==> flow/design.v <==
`timescale 1ns / 1ps
module addkeyancon(data_in,k1,k,data_out);
 input[63:0] data_in,k1,k;
 output[63:0] data_out;
 assign data_out = data_in ^ k1 ^ k;
endmodule
`timescale 1ns / 1ps
module linear_mprime(data_in,data_out);
	input [63:0] data_in;
	output [63:0] data_out;
	wire [31:0] ims;
    		  assign ims[0] = data_in[59] ^ data_in[55];
		  assign ims[1] = data_in[54] ^ data_in[50];		  
		  assign ims[2] = data_in[61] ^ data_in[49];
		  assign ims[3] = data_in[60] ^ data_in[56];
        assign data_out[63] = ims[0] ^ data_in[51];
        assign data_out[62] = data_in[62] ^ ims[1];
        assign data_out[61] = data_in[57] ^ ims[2];
        assign data_out[60] = ims[3] ^ data_in[52];
        assign data_out[59] = data_in[63] ^ ims[0];
        assign data_out[58] = data_in[58] ^ ims[1];
        assign data_out[57] = data_in[53] ^ ims[2];
        assign data_out[56] = ims[3] ^ data_in[48];
		  assign ims[4] = data_in[63] ^ data_in[51];
		  assign ims[5] = data_in[62] ^ data_in[58];		  
		  assign ims[6] = data_in[57] ^ data_in[53];
		  assign ims[7] = data_in[52] ^ data_in[48];
        assign data_out[55] = data_in[59] ^ ims[4];
        assign data_out[54] = ims[5] ^ data_in[54];
        assign data_out[53] = ims[6] ^ data_in[49];
        assign data_out[52] = data_in[60] ^ ims[7];
        assign data_out[51] = data_in[55] ^ ims[4];
        assign data_out[50] = ims[5] ^ data_in[50];
        assign data_out[49] = data_in[61] ^ ims[6];
        assign data_out[48] = data_in[56] ^ ims[7];
		  assign ims[8] = data_in[47] ^ data_in[43];
		  assign ims[9] = data_in[42] ^ data_in[38];		  
		  assign ims[10] = data_in[37] ^ data_in[33];
		  assign ims[11] = data_in[44] ^ data_in[32];
        assign data_out[47] = ims[8] ^ data_in[39];
        assign data_out[46] = ims[9] ^ data_in[34];
        assign data_out[45] = data_in[45] ^ ims[10];
        assign data_out[44] = ims[11] ^ data_in[40];
        assign data_out[43] = ims[8] ^ data_in[35];
        assign data_out[42] = data_in[46] ^ ims[9];
        assign data_out[41] = data_in[41] ^ ims[10];
        assign data_out[40] = ims[11] ^ data_in[36];
		  assign ims[12] = data_in[39] ^ data_in[35];
		  assign ims[13] = data_in[46] ^ data_in[34];		  
		  assign ims[14] = data_in[45] ^ data_in[41];
		  assign ims[15] = data_in[40] ^ data_in[36];
		  assign data_out[39] = data_in[47] ^ ims[12];
        assign data_out[38] = ims[13] ^ data_in[42];
        assign data_out[37] = ims[14] ^ data_in[37];
        assign data_out[36] = ims[15] ^ data_in[32];
        assign data_out[35] = data_in[43] ^ ims[12];
        assign data_out[34] = ims[13] ^ data_in[38];
        assign data_out[33] = ims[14] ^ data_in[33];
        assign data_out[32] = data_in[44] ^ ims[15];
		  assign ims[16] = data_in[31] ^ data_in[27];
		  assign ims[17] = data_in[26] ^ data_in[22];		  
		  assign ims[18] = data_in[21] ^ data_in[17];
		  assign ims[19] = data_in[28] ^ data_in[16];
        assign data_out[31] = ims[16] ^ data_in[23];
        assign data_out[30] = ims[17] ^ data_in[18];
        assign data_out[29] = data_in[29] ^ ims[18];
        assign data_out[28] = ims[19] ^ data_in[24];
        assign data_out[27] = ims[16] ^ data_in[19];
        assign data_out[26] = data_in[30] ^ ims[17];
        assign data_out[25] = data_in[25] ^ ims[18];
        assign data_out[24] = ims[19] ^ data_in[20];
		  assign ims[20] = data_in[23] ^ data_in[19];
		  assign ims[21] = data_in[30] ^ data_in[18];		  
		  assign ims[22] = data_in[29] ^ data_in[25];
		  assign ims[23] = data_in[24] ^ data_in[20];
        assign data_out[23] = data_in[31] ^ ims[20];
        assign data_out[22] = ims[21] ^ data_in[26];
        assign data_out[21] = ims[22] ^ data_in[21];
        assign data_out[20] = ims[23] ^ data_in[16];
        assign data_out[19] = data_in[27] ^ ims[20];
        assign data_out[18] = ims[21] ^ data_in[22];
        assign data_out[17] = ims[22] ^ data_in[17];
        assign data_out[16] = data_in[28] ^ ims[23];
		  assign ims[24] = data_in[11] ^ data_in[7];
		  assign ims[25] = data_in[6]  ^ data_in[2];		  
		  assign ims[26] = data_in[13] ^ data_in[1];
		  assign ims[27] = data_in[12] ^ data_in[8];
        assign data_out[15] = ims[24] ^ data_in[3];
        assign data_out[14] = data_in[14] ^ ims[25];
        assign data_out[13] = ims[26] ^ data_in[9];
        assign data_out[12] = ims[27] ^ data_in[4];
        assign data_out[11] = data_in[15] ^ ims[24];
        assign data_out[10] = data_in[10] ^ ims[25];
        assign data_out[9]  = ims[26] ^ data_in[5];
        assign data_out[8]  = ims[27] ^ data_in[0];
		  assign ims[28] = data_in[15] ^ data_in[3];
		  assign ims[29] = data_in[14] ^ data_in[10];		  
		  assign ims[30] = data_in[9] ^ data_in[5];
		  assign ims[31] = data_in[4] ^ data_in[0];
        assign data_out[7]  = ims[28] ^ data_in[11];
        assign data_out[6]  = ims[29] ^ data_in[6];
        assign data_out[5]  = ims[30] ^ data_in[1];
        assign data_out[4]  = data_in[12] ^ ims[31];
        assign data_out[3]  = ims[28] ^ data_in[7];
        assign data_out[2]  = ims[29] ^ data_in[2];
        assign data_out[1]  = ims[30] ^ data_in[13];
        assign data_out[0]  = data_in[8] ^ ims[31];
endmodule
`timescale 1ns / 1ps
module linear_m(data_in,data_out);
	input [63:0] data_in;
	output [63:0] data_out;
	wire [63:0] mp;
   linear_mprime mp1(data_in, mp);
	assign data_out[63:60] = mp[63:60];
	assign data_out[59:56] = mp[43:40];
	assign data_out[55:52] = mp[23:20];
	assign data_out[51:48] = mp[3:0];
	assign data_out[47:44] = mp[47:44];
	assign data_out[43:40] = mp[27:24];
	assign data_out[39:36] = mp[7:4];
	assign data_out[35:32] = mp[51:48];
	assign data_out[31:28] = mp[31:28];
	assign data_out[27:24] = mp[11:8];
	assign data_out[23:20] = mp[55:52];
	assign data_out[19:16] = mp[35:32];
	assign data_out[15:12] = mp[15:12];
	assign data_out[11:8]  = mp[59:56];
	assign data_out[7:4]   = mp[39:36];
	assign data_out[3:0]   = mp[19:16];
endmodule
`timescale 1ns / 1ps
module linear_m_inv(data_in,data_out);
	input [63:0] data_in;
	output [63:0] data_out;
	wire [63:0] mp;
	assign mp[63:60] = data_in[63:60];
	assign mp[59:56] = data_in[11:8];
	assign mp[55:52] = data_in[23:20];
	assign mp[51:48] = data_in[35:32];
	assign mp[47:44] = data_in[47:44];
	assign mp[43:40] = data_in[59:56];
	assign mp[39:36] = data_in[7:4];
	assign mp[35:32] = data_in[19:16];
	assign mp[31:28] = data_in[31:28];
	assign mp[27:24] = data_in[43:40];
	assign mp[23:20] = data_in[55:52];
	assign mp[19:16] = data_in[3:0];
	assign mp[15:12] = data_in[15:12];
	assign mp[11:8]  = data_in[27:24];
	assign mp[7:4]   = data_in[39:36];
	assign mp[3:0]   = data_in[51:48];
	linear_mprime mp0(mp,data_out);
endmodule
`timescale 1ns / 1ps
module prince_core(data_in,key,rc,data_out);
	input[63:0] data_in,key,rc;
	output [63:0] data_out;
	wire [63:0] sb_out,m_out,m_out0,xor_out;
	sbox s1(data_in,sb_out);
	linear_m m_0(sb_out,m_out);
	addkeyancon akc1(m_out,key,rc,data_out);
endmodule
module prince_core1(data_in,key,rc,data_out);
	input[63:0] data_in,key,rc;
	output [63:0] data_out;
	wire [63:0] m_out,xor_out;
	addkeyancon akc2(data_in,key,rc,xor_out);
	linear_m_inv m_1(xor_out,m_out);
	invsbox s1(m_out,data_out);
endmodule
module sbox(data_in,data_out);
	input [63:0] data_in;
	output [63:0] data_out;
	function [3:0] sb;
		input [3:0] x;
		case (x)
			4'h0: sb = 4'd11; 4'h1: sb = 4'd15; 4'h2: sb = 4'd3;  4'h3: sb = 4'd2;
			4'h4: sb = 4'd10; 4'h5: sb = 4'd12; 4'h6: sb = 4'd9;  4'h7: sb = 4'd1;
			4'h8: sb = 4'd6;  4'h9: sb = 4'd7;  4'ha: sb = 4'd8;  4'hb: sb = 4'd0;
			4'hc: sb = 4'd14; 4'hd: sb = 4'd5;  4'he: sb = 4'd13; default: sb = 4'd4;
		endcase
	endfunction
	assign data_out={
	  sb(data_in[63:60]),sb(data_in[59:56]),sb(data_in[55:52]),sb(data_in[51:48]),
	  sb(data_in[47:44]),sb(data_in[43:40]),sb(data_in[39:36]),sb(data_in[35:32]),
	  sb(data_in[31:28]),sb(data_in[27:24]),sb(data_in[23:20]),sb(data_in[19:16]),
	  sb(data_in[15:12]),sb(data_in[11: 8]),sb(data_in[ 7: 4]),sb(data_in[ 3: 0])
	};
endmodule
module invsbox(data_in,data_out);
	input [63:0] data_in;
	output [63:0] data_out;
	function [3:0] isb;
		input [3:0] x;
		case (x)
			4'h0: isb = 4'd11; 4'h1: isb = 4'd7;  4'h2: isb = 4'd3;  4'h3: isb = 4'd2;
			4'h4: isb = 4'd15; 4'h5: isb = 4'd13; 4'h6: isb = 4'd8;  4'h7: isb = 4'd9;
			4'h8: isb = 4'd10; 4'h9: isb = 4'd6;  4'ha: isb = 4'd4;  4'hb: isb = 4'd0;
			4'hc: isb = 4'd5;  4'hd: isb = 4'd14; 4'he: isb = 4'd12; default: isb = 4'd1;
		endcase
	endfunction
	assign data_out={
	  isb(data_in[63:60]),isb(data_in[59:56]),isb(data_in[55:52]),isb(data_in[51:48]),
	  isb(data_in[47:44]),isb(data_in[43:40]),isb(data_in[39:36]),isb(data_in[35:32]),
	  isb(data_in[31:28]),isb(data_in[27:24]),isb(data_in[23:20]),isb(data_in[19:16]),
	  isb(data_in[15:12]),isb(data_in[11: 8]),isb(data_in[ 7: 4]),isb(data_in[ 3: 0])
	};
endmodule
`timescale 1ns / 1ps
module prince_top(plaintext,key,ciphertext);
	input [63:0] plaintext;
	input [127:0] key;
	output [63:0] ciphertext;	
	wire [63:0] m[0:11],m1,m2,subkey;
	wire [63:0] ai[1:5];
	assign ai[1]=64'h13198A2E03707344;
	assign ai[2]=64'hA4093822299F31D0;
	assign ai[3]=64'h082EFA98EC4E6C89;
	assign ai[4]=64'h452821E638D01377;
	assign ai[5]=64'hBE5466CF34E90C6C;
	addkeyancon akc1(plaintext,key[127:64],key[63:0],m[0]);
	prince_core p001(m[0],key[63:0],ai[1],m[1]);
	prince_core p011(m[1],key[63:0],ai[2],m[2]);
	prince_core p021(m[2],key[63:0],ai[3],m[3]);
	prince_core p031(m[3],key[63:0],ai[4],m[4]);
	prince_core p041(m[4],key[63:0],ai[5],m[5]);
	sbox s1(m[5],m1);
	linear_mprime mm1(m1,m2);
	invsbox ss1(m2,m[6]);
	getk11 k11(key[63:0],subkey);
	prince_core1 p101(m[6],subkey,ai[5],m[7]);	
	prince_core1 p111(m[7],subkey,ai[4],m[8]);	
	prince_core1 p121(m[8],subkey,ai[3],m[9]);
	prince_core1 p131(m[9],subkey,ai[2],m[10]);
	prince_core1 p141(m[10],subkey,ai[1],m[11]);
   addkeyancon akc31(m[11],subkey,{key[64],key[127:66],key[65]^ key[127]},ciphertext);	
endmodule
module getk11(key,wk);
   input  [63:0] key;
   output [63:0] wk;
	assign wk = {~key[63:62],key[61:56],~key[55],key[54],~key[53],
		key[52],~key[51:50],key[49:46],~key[45],key[44],
		~key[43],key[42:41],~key[40:39],key[38],~key[37:36],
		key[35],~key[34:30],key[29:28],~key[27],key[26:25],
		~key[24],key[23],~key[22:18],key[17:15],~key[14],
		key[13],~key[12],key[11:8],~key[7:6],key[5],
		~key[4:2],key[1],~key[0]};
endmodule
module prince_enc (
    input  wire         clk,
    input  wire         rst,         
    input  wire         in_valid,
    output wire         in_ready,
    input  wire [63:0]  plaintext,
    input  wire [127:0] key,         
    output reg          out_valid,
    output reg  [63:0]  ciphertext
);
    reg         v1;
    reg [63:0]  pt_r;
    reg [127:0] key_r;
    wire [63:0] ct;
    assign in_ready = 1'b1;
    always @(posedge clk) begin
        if (rst) begin
            v1        <= 1'b0;
            out_valid <= 1'b0;
        end else begin
            v1        <= in_valid;
            out_valid <= v1;
        end
    end
    always @(posedge clk) begin
        if (in_valid) begin
            pt_r  <= plaintext;
            key_r <= key;
        end
        if (v1)
            ciphertext <= ct;
    end
    prince_top u_prince (
        .plaintext  (pt_r),
        .key        (key_r),
        .ciphertext (ct)
    );
endmodule
Memo
Re: synthesis data of prince_enc

== Step by step through the tools: prince_enc ==
Module prince_enc before and after one edit of its RTL, step after step.
Lines under "unedited" count in the file above, lines under "edited" in the edited file.
"change" is "edited" less "unedited", of the values as shown.
Cell names lack the library's common part.
The mark - stands for no value.
Inputs
  design top: prince_enc
  clock port: clk
  standard-cell library: sky130hd
  timing corner: tt_025C_1v80

== The edit ==
The edit as a unified diff against the file above.
The edited RTL no longer does the same as the RTL above: the edit was made by script, with no optimisation intended.
begin of diff
@@ -265,11 +265,10 @@
     always @(posedge clk) begin
         if (rst) begin
-            v1        <= 1'b0;
             out_valid <= 1'b0;
         end else begin
-            v1        <= in_valid;
             out_valid <= v1;
         end
     end
+    always @(*) v1 = in_valid;
     always @(posedge clk) begin
         if (in_valid) begin
end of diff

== After elaboration ==
Counts by Yosys on the flattened word-level netlist (proc, flatten, opt, wreduce; memories kept). Register bits leave out memories and registers merged into their read ports (data or address); mux counts leave out enables and synchronous resets folded into registers. Print and check cells are left out. Cells with the same type and inputs are merged into one.
Memory sizes are those after Yosys's memory passes, which may raise the word count (mostly to a power of two), join words into wider ones and drop unused or constant bits.
Storage and ports
  flip-flop bits (word level): unedited 258, edited 257, change -1
  bits in latches: unedited 0, edited 0, change 0
  bits in writable memories: unedited 0, edited 0, change 0
  bits in read-only memories: unedited 12288, edited 12288, change 0
  clocked read ports x word width: unedited 0, edited 0, change 0
  memories: unedited 192, edited 192, change 0
  input port bits: unedited 195, edited 195, change 0
  output and inout bits: unedited 66, edited 66, change 0
Memories
  shape (words x width / read and write ports): unedited 16 x 4 bit 1R0W; 16 x 4 bit 1R0W; 16 x 4 bit 1R0W; 16 x 4 bit 1R0W; 16 x 4 bit 1R0W; 16 x 4 bit 1R0W; (+186), edited 16 x 4 bit 1R0W; 16 x 4 bit 1R0W; 16 x 4 bit 1R0W; 16 x 4 bit 1R0W; 16 x 4 bit 1R0W; 16 x 4 bit 1R0W; (+186)
The mark (+n) counts cells that are not listed.
Cells by class
  $add $sub $neg: unedited 0, edited 0, change 0
  multipliers: unedited 0, edited 0, change 0
  divide/modulo/power cells: unedited 0, edited 0, change 0
  magnitude comparators: unedited 0, edited 0, change 0
  equality and inequality tests: unedited 0, edited 0, change 0
  shift-type cells: unedited 0, edited 0, change 0
  muxes and demuxes: unedited 0, edited 0, change 0
  bitwise operators: unedited 1098, edited 1098, change 0
  reductions and logical operators: unedited 0, edited 0, change 0
Unchanged operator kinds not shown: 10.

== Depth ==
Yosys ltp: most cells in a row. Word level: on the elaborated netlist, between registers, memories and ports. Mapped: between sequential cells and ports; inverters and the memories' decode and read muxes count.
Depth
  word-level depth: unedited 5, edited 5, change 0
  ABC_AREA: unedited 0, edited 0
  gate-level depth with buffers: unedited 90, edited 91, change +1
  mapped depth without buffers: unedited 89, edited 89, change 0

== After synthesis ==
Yosys stat after the flow's synthesis: flattened, memories mapped to cells. It holds for the ABC_AREA given above (unset counts as 0); a run with the other value may have another netlist.
Cell types
  xnor2_1: unedited 911, edited 962, change +51
  and3_1: unedited 79, edited 51, change -28
  o21a_1: unedited 36, edited 64, change +28
  xnor3_1: unedited 267, edited 240, change -27
  a21oi_1: unedited 235, edited 208, change -27
  inv_1: unedited 542, edited 518, change -24
  xnor2_2: unedited 76, edited 98, change +22
  nor2_1: unedited 269, edited 248, change -21
  o21ai_1: unedited 35, edited 55, change +20
  xor3_1: unedited 70, edited 52, change -18
  nor4b_1: unedited 21, edited 3, change -18
  and2_1: unedited 59, edited 42, change -17
  nand2_1: unedited 212, edited 228, change +16
  nor3_1: unedited 113, edited 128, change +15
  o21ai_0: unedited 184, edited 197, change +13
  nand3_1: unedited 134, edited 146, change +12
  inv_2: unedited 31, edited 42, change +11
  a211oi_1: unedited 115, edited 125, change +10
Unchanged cell types not shown: 23.
The list need not be complete.
Synthesis totals
  cells in the netlist: unedited 6636, edited 6629, change -7
  cell area after synthesis (sq um): unedited 63263.2, edited 62641.3, change -621.9
  sequential area (sq um): unedited 7727.4, edited 7707.4, change -20.0
  flip-flop cells: unedited 258, edited 257, change -1
  buffers: unedited 130, edited 120, change -10
By module: a second synthesis without flattening, with its own total; a netlist apart from the flattened one above.
Second synthesis, totals
  cells (unflattened synthesis): unedited 5419, edited 5417, change -2
  area (unflattened synthesis) (sq um): unedited 72917.4, edited 72898.7, change -18.7
Each row is one instance without its submodules.
Modules, unedited
  addkeyancon: times used 12, cells 64, area 1521.5 sq um, seq. area 0.0 sq um
  linear_mprime: times used 11, cells 64, area 1641.6 sq um, seq. area 0.0 sq um
  invsbox: times used 6, cells 288, area 2471.1 sq um, seq. area 0.0 sq um
  sbox: times used 6, cells 315, area 2274.7 sq um, seq. area 0.0 sq um
  prince_enc: times used 1, cells 262, area 7751.2 sq um, seq. area 7727.4 sq um
  getk11: times used 1, cells 64, area 360.3 sq um, seq. area 0.0 sq um
  prince_top: times used 1, cells 3, area 16.3 sq um, seq. area 0.0 sq um
  linear_m: times used 5, cells 0, area 0.0 sq um, seq. area 0.0 sq um
  linear_m_inv: times used 5, cells 0, area 0.0 sq um, seq. area 0.0 sq um
  prince_core: times used 5, cells 0, area 0.0 sq um, seq. area 0.0 sq um
  prince_core1: times used 5, cells 0, area 0.0 sq um, seq. area 0.0 sq um
Modules, edited
  addkeyancon: times used 12, cells 64, area 1521.5 sq um, seq. area 0.0 sq um
  linear_mprime: times used 11, cells 64, area 1641.6 sq um, seq. area 0.0 sq um
  invsbox: times used 6, cells 288, area 2471.1 sq um, seq. area 0.0 sq um
  sbox: times used 6, cells 315, area 2274.7 sq um, seq. area 0.0 sq um
  prince_enc: times used 1, cells 260, area 7732.4 sq um, seq. area 7707.4 sq um
  getk11: times used 1, cells 64, area 360.3 sq um, seq. area 0.0 sq um
  prince_top: times used 1, cells 3, area 16.3 sq um, seq. area 0.0 sq um
  linear_m: times used 5, cells 0, area 0.0 sq um, seq. area 0.0 sq um
  linear_m_inv: times used 5, cells 0, area 0.0 sq um, seq. area 0.0 sq um
  prince_core: times used 5, cells 0, area 0.0 sq um, seq. area 0.0 sq um
  prince_core1: times used 5, cells 0, area 0.0 sq um, seq. area 0.0 sq um

== Timing after synthesis ==
Path of least setup slack by OpenSTA after synthesis, without wires, with an ideal clock, recovery checks aside; 20% of the period is set as input and as output delay. Where synthesis merged equal registers, the netlist keeps one of their names.
Timing path post-synthesis
  path type: unedited flip-flop to flip-flop, edited flip-flop to flip-flop
  from: unedited register key_r[44], edited register key_r[28]
  to: unedited register ciphertext[16], edited register ciphertext[24]
  clock period (ns): unedited 22.0, edited 22.0, change 0.0
  time at the first pin (ns): unedited 0.000, edited 0.000, change 0.000
  data arrival time (ns): unedited 17.448, edited 17.350, change -0.098
  setup slack (ns): unedited 4.292, edited 4.390, change +0.098
  path delay (ns): unedited 17.708, edited 17.610, change -0.098
  stages: unedited 78, edited 73, change -5
  buffers on the path: unedited 2, edited 2, change 0
  synthesis period reached (ns): unedited 17.708, edited 17.61, change -0.098
"path delay" = arrival - input delay + setup time.
"stages" counts driving pins, that of a launching flip-flop among them; a cell with two outputs on the path counts twice.
"synthesis period reached" = period - worst setup slack (recovery checks aside). The figure is calculated, with input and output delays left at 20% of the set period.
The rows between start and end are the longest chain of elaborated cells between them; the timing report does not say that the signal goes this way. Where chains are equally long, one stands for them.
A line is the first line of the expression or statement that the cell stems from. Yosys adds cells for indexed reads and writes and turns some case tables into memories.
The chain passes a memory read, where the word-level depth is cut; so it can be longer than that depth.
Between the ends, post-synthesis, unedited
  cells stage by stage: edfxtp_1 -> clkbuf_1 -> buf_1 -> xnor2_1 -> xnor2_1 -> inv_1 -> ha_1 -> or2_1 -> and3_1 -> or4_1 -> nand2_1 -> inv_1 -> ha_1 -> and3_1 -> a211oi_1 -> or2_2 -> xor2_1 -> xnor2_1 -> [42 not listed] -> a211o_1 -> a211oi_1 -> nor4_4 -> nor3b_1 -> or4_1 -> nand2_1 -> inv_2 -> ha_1 -> and3_1 -> a31oi_1 -> xnor2_1 -> xor2_1 -> xnor2_1 -> inv_1 -> ha_1 -> mux2_1 -> o21ai_1 -> xnor2_1
  cells in the longest elaborated chain: 57
  elaborated cells on any way between the ends: 953
  those cells by class: logic (815); memory (138)
Ends and longest elaborated chain, post-synthesis, unedited
  start: declaration: RTL line 262  | reg [127:0] key_r;
  start: assignment: RTL line 277  | key_r <= key;
  XOR 64 bit: RTL line 5  | assign data_out = data_in ^ k1 ^ k;
  memory read (16 x 4 bit): RTL line 177  | case (x)
  XOR 1 bit: RTL line 36  | assign ims[8] = data_in[47] ^ data_in[43];
  XOR 1 bit: RTL line 40  | assign data_out[47] = ims[8] ^ data_in[39];
  XOR 64 bit: RTL line 5
  NOT 25 bit
  memory read (16 x 4 bit): RTL line 177
  [42 not listed]
  memory read (16 x 4 bit): RTL line 196  | case (x)
  XOR 64 bit: RTL line 5
  NOT 25 bit
  XOR 1 bit: RTL line 75  | assign ims[23] = data_in[24] ^ data_in[20];
  XOR 1 bit: RTL line 83  | assign data_out[16] = data_in[28] ^ ims[23];
  memory read (16 x 4 bit): RTL line 196
  XOR 64 bit x2: RTL line 5
  end: assignment: RTL line 280  | ciphertext <= ct;
  end: declaration: RTL line 258  | output reg  [63:0]  ciphertext
Between the ends, post-synthesis, edited
  cells stage by stage: edfxtp_1 -> clkbuf_1 -> buf_1 -> xnor2_1 -> xnor2_1 -> ha_1 -> mux2i_1 -> mux2i_1 -> xor2_1 -> xor2_1 -> inv_1 -> ha_1 -> or3b_2 -> o211a_1 -> or2_2 -> xnor2_1 -> xnor2_1 -> ha_1 -> [37 not listed] -> ha_1 -> mux2i_1 -> mux2_2 -> xnor2_1 -> xnor2_1 -> xnor2_1 -> inv_1 -> ha_1 -> or2_0 -> a31o_2 -> xor2_1 -> xnor2_1 -> xnor2_1 -> inv_2 -> ha_1 -> mux2_1 -> o22a_1 -> xnor2_1
  cells in the longest elaborated chain: 57
  elaborated cells on any way between the ends: 953
  those cells by class: logic (815); memory (138)
Ends and longest elaborated chain, post-synthesis, edited
  start: declaration: RTL line 262  | reg [127:0] key_r;
  start: assignment: RTL line 276  | key_r <= key;
  XOR 64 bit: RTL line 5  | assign data_out = data_in ^ k1 ^ k;
  memory read (16 x 4 bit): RTL line 177  | case (x)
  XOR 1 bit: RTL line 60  | assign ims[16] = data_in[31] ^ data_in[27];
  XOR 1 bit: RTL line 68  | assign data_out[27] = ims[16] ^ data_in[19];
  XOR 64 bit: RTL line 5
  NOT 25 bit
  memory read (16 x 4 bit): RTL line 177
  [42 not listed]
  memory read (16 x 4 bit): RTL line 196  | case (x)
  XOR 64 bit: RTL line 5
  NOT 25 bit
  XOR 1 bit: RTL line 60
  XOR 1 bit: RTL line 68
  memory read (16 x 4 bit): RTL line 196
  XOR 64 bit x2: RTL line 5
  end: assignment: RTL line 279  | ciphertext <= ct;
  end: declaration: RTL line 258  | output reg  [63:0]  ciphertext

== Timing after layout ==
From the final timing report of the runs of set A: the path of least setup slack in the routed layout; clock arrival at registers is part of the times.
Timing path post-layout
  path type: unedited flip-flop to flip-flop, edited flip-flop to flip-flop
  from: unedited register key_r[80], edited register key_r[68]
  to: unedited register ciphertext[48], edited register ciphertext[20]
  clock period (ns): unedited 21.4, edited 21.4, change 0.0
  time at the first pin (ns): unedited 0.59, edited 0.60, change +0.01
  data arrival time (ns): unedited 20.75, edited 21.01, change +0.26
  setup slack (ns): unedited 0.96, edited 0.71, change -0.25
  stages: unedited 74, edited 72, change -2
  buffers on the path: unedited 0, edited 0, change 0
The rows between start and end are the longest chain of elaborated cells between them; the timing report does not say that the signal goes this way. Where chains are equally long, one stands for them.
The chain passes a memory read, where the word-level depth is cut; so it can be longer than that depth.
Between the ends, post-layout, unedited
  cells stage by stage: edfxtp_1 -> xnor2_1 -> xnor2_2 -> inv_1 -> ha_1 -> or2_1 -> o211a_1 -> or4_1 -> and2_1 -> inv_1 -> ha_1 -> nor3_1 -> a21oi_1 -> mux2i_1 -> xnor2_1 -> xnor2_1 -> inv_1 -> ha_1 -> [38 not listed] -> xnor3_1 -> inv_1 -> ha_1 -> a31o_2 -> a21oi_1 -> o211ai_1 -> a211oi_1 -> or2_2 -> inv_1 -> ha_1 -> inv_1 -> mux4_2 -> xnor2_1 -> xnor2_1 -> xor2_1 -> nand2_1 -> a32oi_1 -> xnor2_1
  cells in the longest elaborated chain: 58
  elaborated cells on any way between the ends: 954
  those cells by class: logic (816); memory (138)
Ends and longest elaborated chain, post-layout, unedited
  start: declaration: RTL line 262  | reg [127:0] key_r;
  start: assignment: RTL line 277  | key_r <= key;
  XOR 64 bit x2: RTL line 5  | assign data_out = data_in ^ k1 ^ k;
  memory read (16 x 4 bit): RTL line 177  | case (x)
  XOR 1 bit: RTL line 73  | assign ims[21] = data_in[30] ^ data_in[18];
  XOR 1 bit: RTL line 81  | assign data_out[18] = ims[21] ^ data_in[22];
  XOR 64 bit: RTL line 5
  NOT 25 bit
  memory read (16 x 4 bit): RTL line 177
  [42 not listed]
  memory read (16 x 4 bit): RTL line 196  | case (x)
  XOR 64 bit: RTL line 5
  NOT 25 bit
  XOR 1 bit: RTL line 27  | assign ims[7] = data_in[52] ^ data_in[48];
  XOR 1 bit: RTL line 35  | assign data_out[48] = data_in[56] ^ ims[7];
  memory read (16 x 4 bit): RTL line 196
  XOR 64 bit x2: RTL line 5
  end: assignment: RTL line 280  | ciphertext <= ct;
  end: declaration: RTL line 258  | output reg  [63:0]  ciphertext
Between the ends, post-layout, edited
  cells stage by stage: edfxtp_1 -> xnor2_1 -> xor2_2 -> inv_1 -> ha_1 -> mux2_2 -> o22ai_1 -> xnor2_1 -> xnor2_1 -> inv_1 -> ha_1 -> mux2_2 -> mux2i_1 -> xor2_1 -> xor2_1 -> ha_1 -> inv_1 -> mux2_2 -> [36 not listed] -> ha_1 -> mux2i_1 -> mux2_2 -> xnor2_1 -> xnor2_1 -> xnor2_2 -> inv_1 -> ha_1 -> or2_0 -> a31o_2 -> xor2_1 -> xnor2_1 -> xnor2_1 -> inv_2 -> ha_1 -> mux2_2 -> o21ai_1 -> xnor2_1
  cells in the longest elaborated chain: 58
  elaborated cells on any way between the ends: 954
  those cells by class: logic (816); memory (138)
Ends and longest elaborated chain, post-layout, edited
  start: declaration: RTL line 262  | reg [127:0] key_r;
  start: assignment: RTL line 276  | key_r <= key;
  XOR 64 bit x2: RTL line 5  | assign data_out = data_in ^ k1 ^ k;
  memory read (16 x 4 bit): RTL line 177  | case (x)
  XOR 1 bit: RTL line 99  | assign ims[31] = data_in[4] ^ data_in[0];
  XOR 1 bit: RTL line 107  | assign data_out[0]  = data_in[8] ^ ims[31];
  XOR 64 bit: RTL line 5
  NOT 25 bit
  memory read (16 x 4 bit): RTL line 177
  [42 not listed]
  memory read (16 x 4 bit): RTL line 196  | case (x)
  XOR 64 bit: RTL line 5
  NOT 25 bit
  XOR 1 bit: RTL line 75  | assign ims[23] = data_in[24] ^ data_in[20];
  XOR 1 bit: RTL line 79  | assign data_out[20] = ims[23] ^ data_in[16];
  memory read (16 x 4 bit): RTL line 196
  XOR 64 bit x2: RTL line 5
  end: assignment: RTL line 279  | ciphertext <= ct;
  end: declaration: RTL line 258  | output reg  [63:0]  ciphertext

== Measured runs ==
Both versions went through the flow (Yosys, OpenROAD) with the same settings in each pair. Constraints: input delay and output delay 20% of the set period each, output load 0.01 pF.
Flow settings, set A
  CORE_UTILIZATION: 40
  PLACE_DENSITY: 0.6
  period_ns: 21.4
  CAP_MARGIN: 20
  CORE_MARGIN: 2
  SLEW_MARGIN: 20
Results, set A
  post-synthesis cell area (sq um): unedited 63263.2, edited 62641.3, change -621.9
  die size (sq um): unedited 161355.0, edited 159784.0, change -1571.0
  standard-cell area after routing (sq um): unedited 70392.5, edited 69751.9, change -640.6
  post-route utilization (%): unedited 45.0, edited 44.8, change -0.2
  setup slack of the worst path (ns): unedited 0.962, edited 0.710, change -0.252
  post-route setup TNS (ns): unedited 0.000, edited 0.000, change 0.000
  worst hold slack (ns): unedited 0.693, edited 0.714, change +0.021
  clock period achieved (ns): unedited 20.438, edited 20.690, change +0.252
Flow settings, set B
  CORE_ASPECT_RATIO: 0.55
  CORE_MARGIN: 2
  CORE_UTILIZATION: 27
  CTS_CLUSTER_SIZE: 21
  HOLD_SLACK_MARGIN: 0.2
  MIN_ROUTING_LAYER: met1
  PLACE_DENSITY_LB_ADDON: 0.16
  SETUP_SLACK_MARGIN: 4.46
  period_ns: 24.3
  CAP_MARGIN: 20
  SLEW_MARGIN: 20
Results, set B
  post-synthesis cell area (sq um): unedited 63263.2, edited 62641.3, change -621.9
  die size (sq um): unedited 238370.0, edited 236047.0, change -2323.0
  standard-cell area after routing (sq um): unedited 78763.0, edited 77778.3, change -984.7
  post-route utilization (%): unedited 33.9, edited 33.6, change -0.3
  setup slack of the worst path (ns): unedited 4.862, edited 4.851, change -0.011
  post-route setup TNS (ns): unedited 0.000, edited 0.000, change 0.000
  worst hold slack (ns): unedited 0.689, edited 0.707, change +0.018
  clock period achieved (ns): unedited 19.438, edited 19.449, change +0.011
"clock period achieved" is the run's clock period less its worst setup slack. It is reckoned from that one timing run; input and output delays stay at 20% of the period that was set.
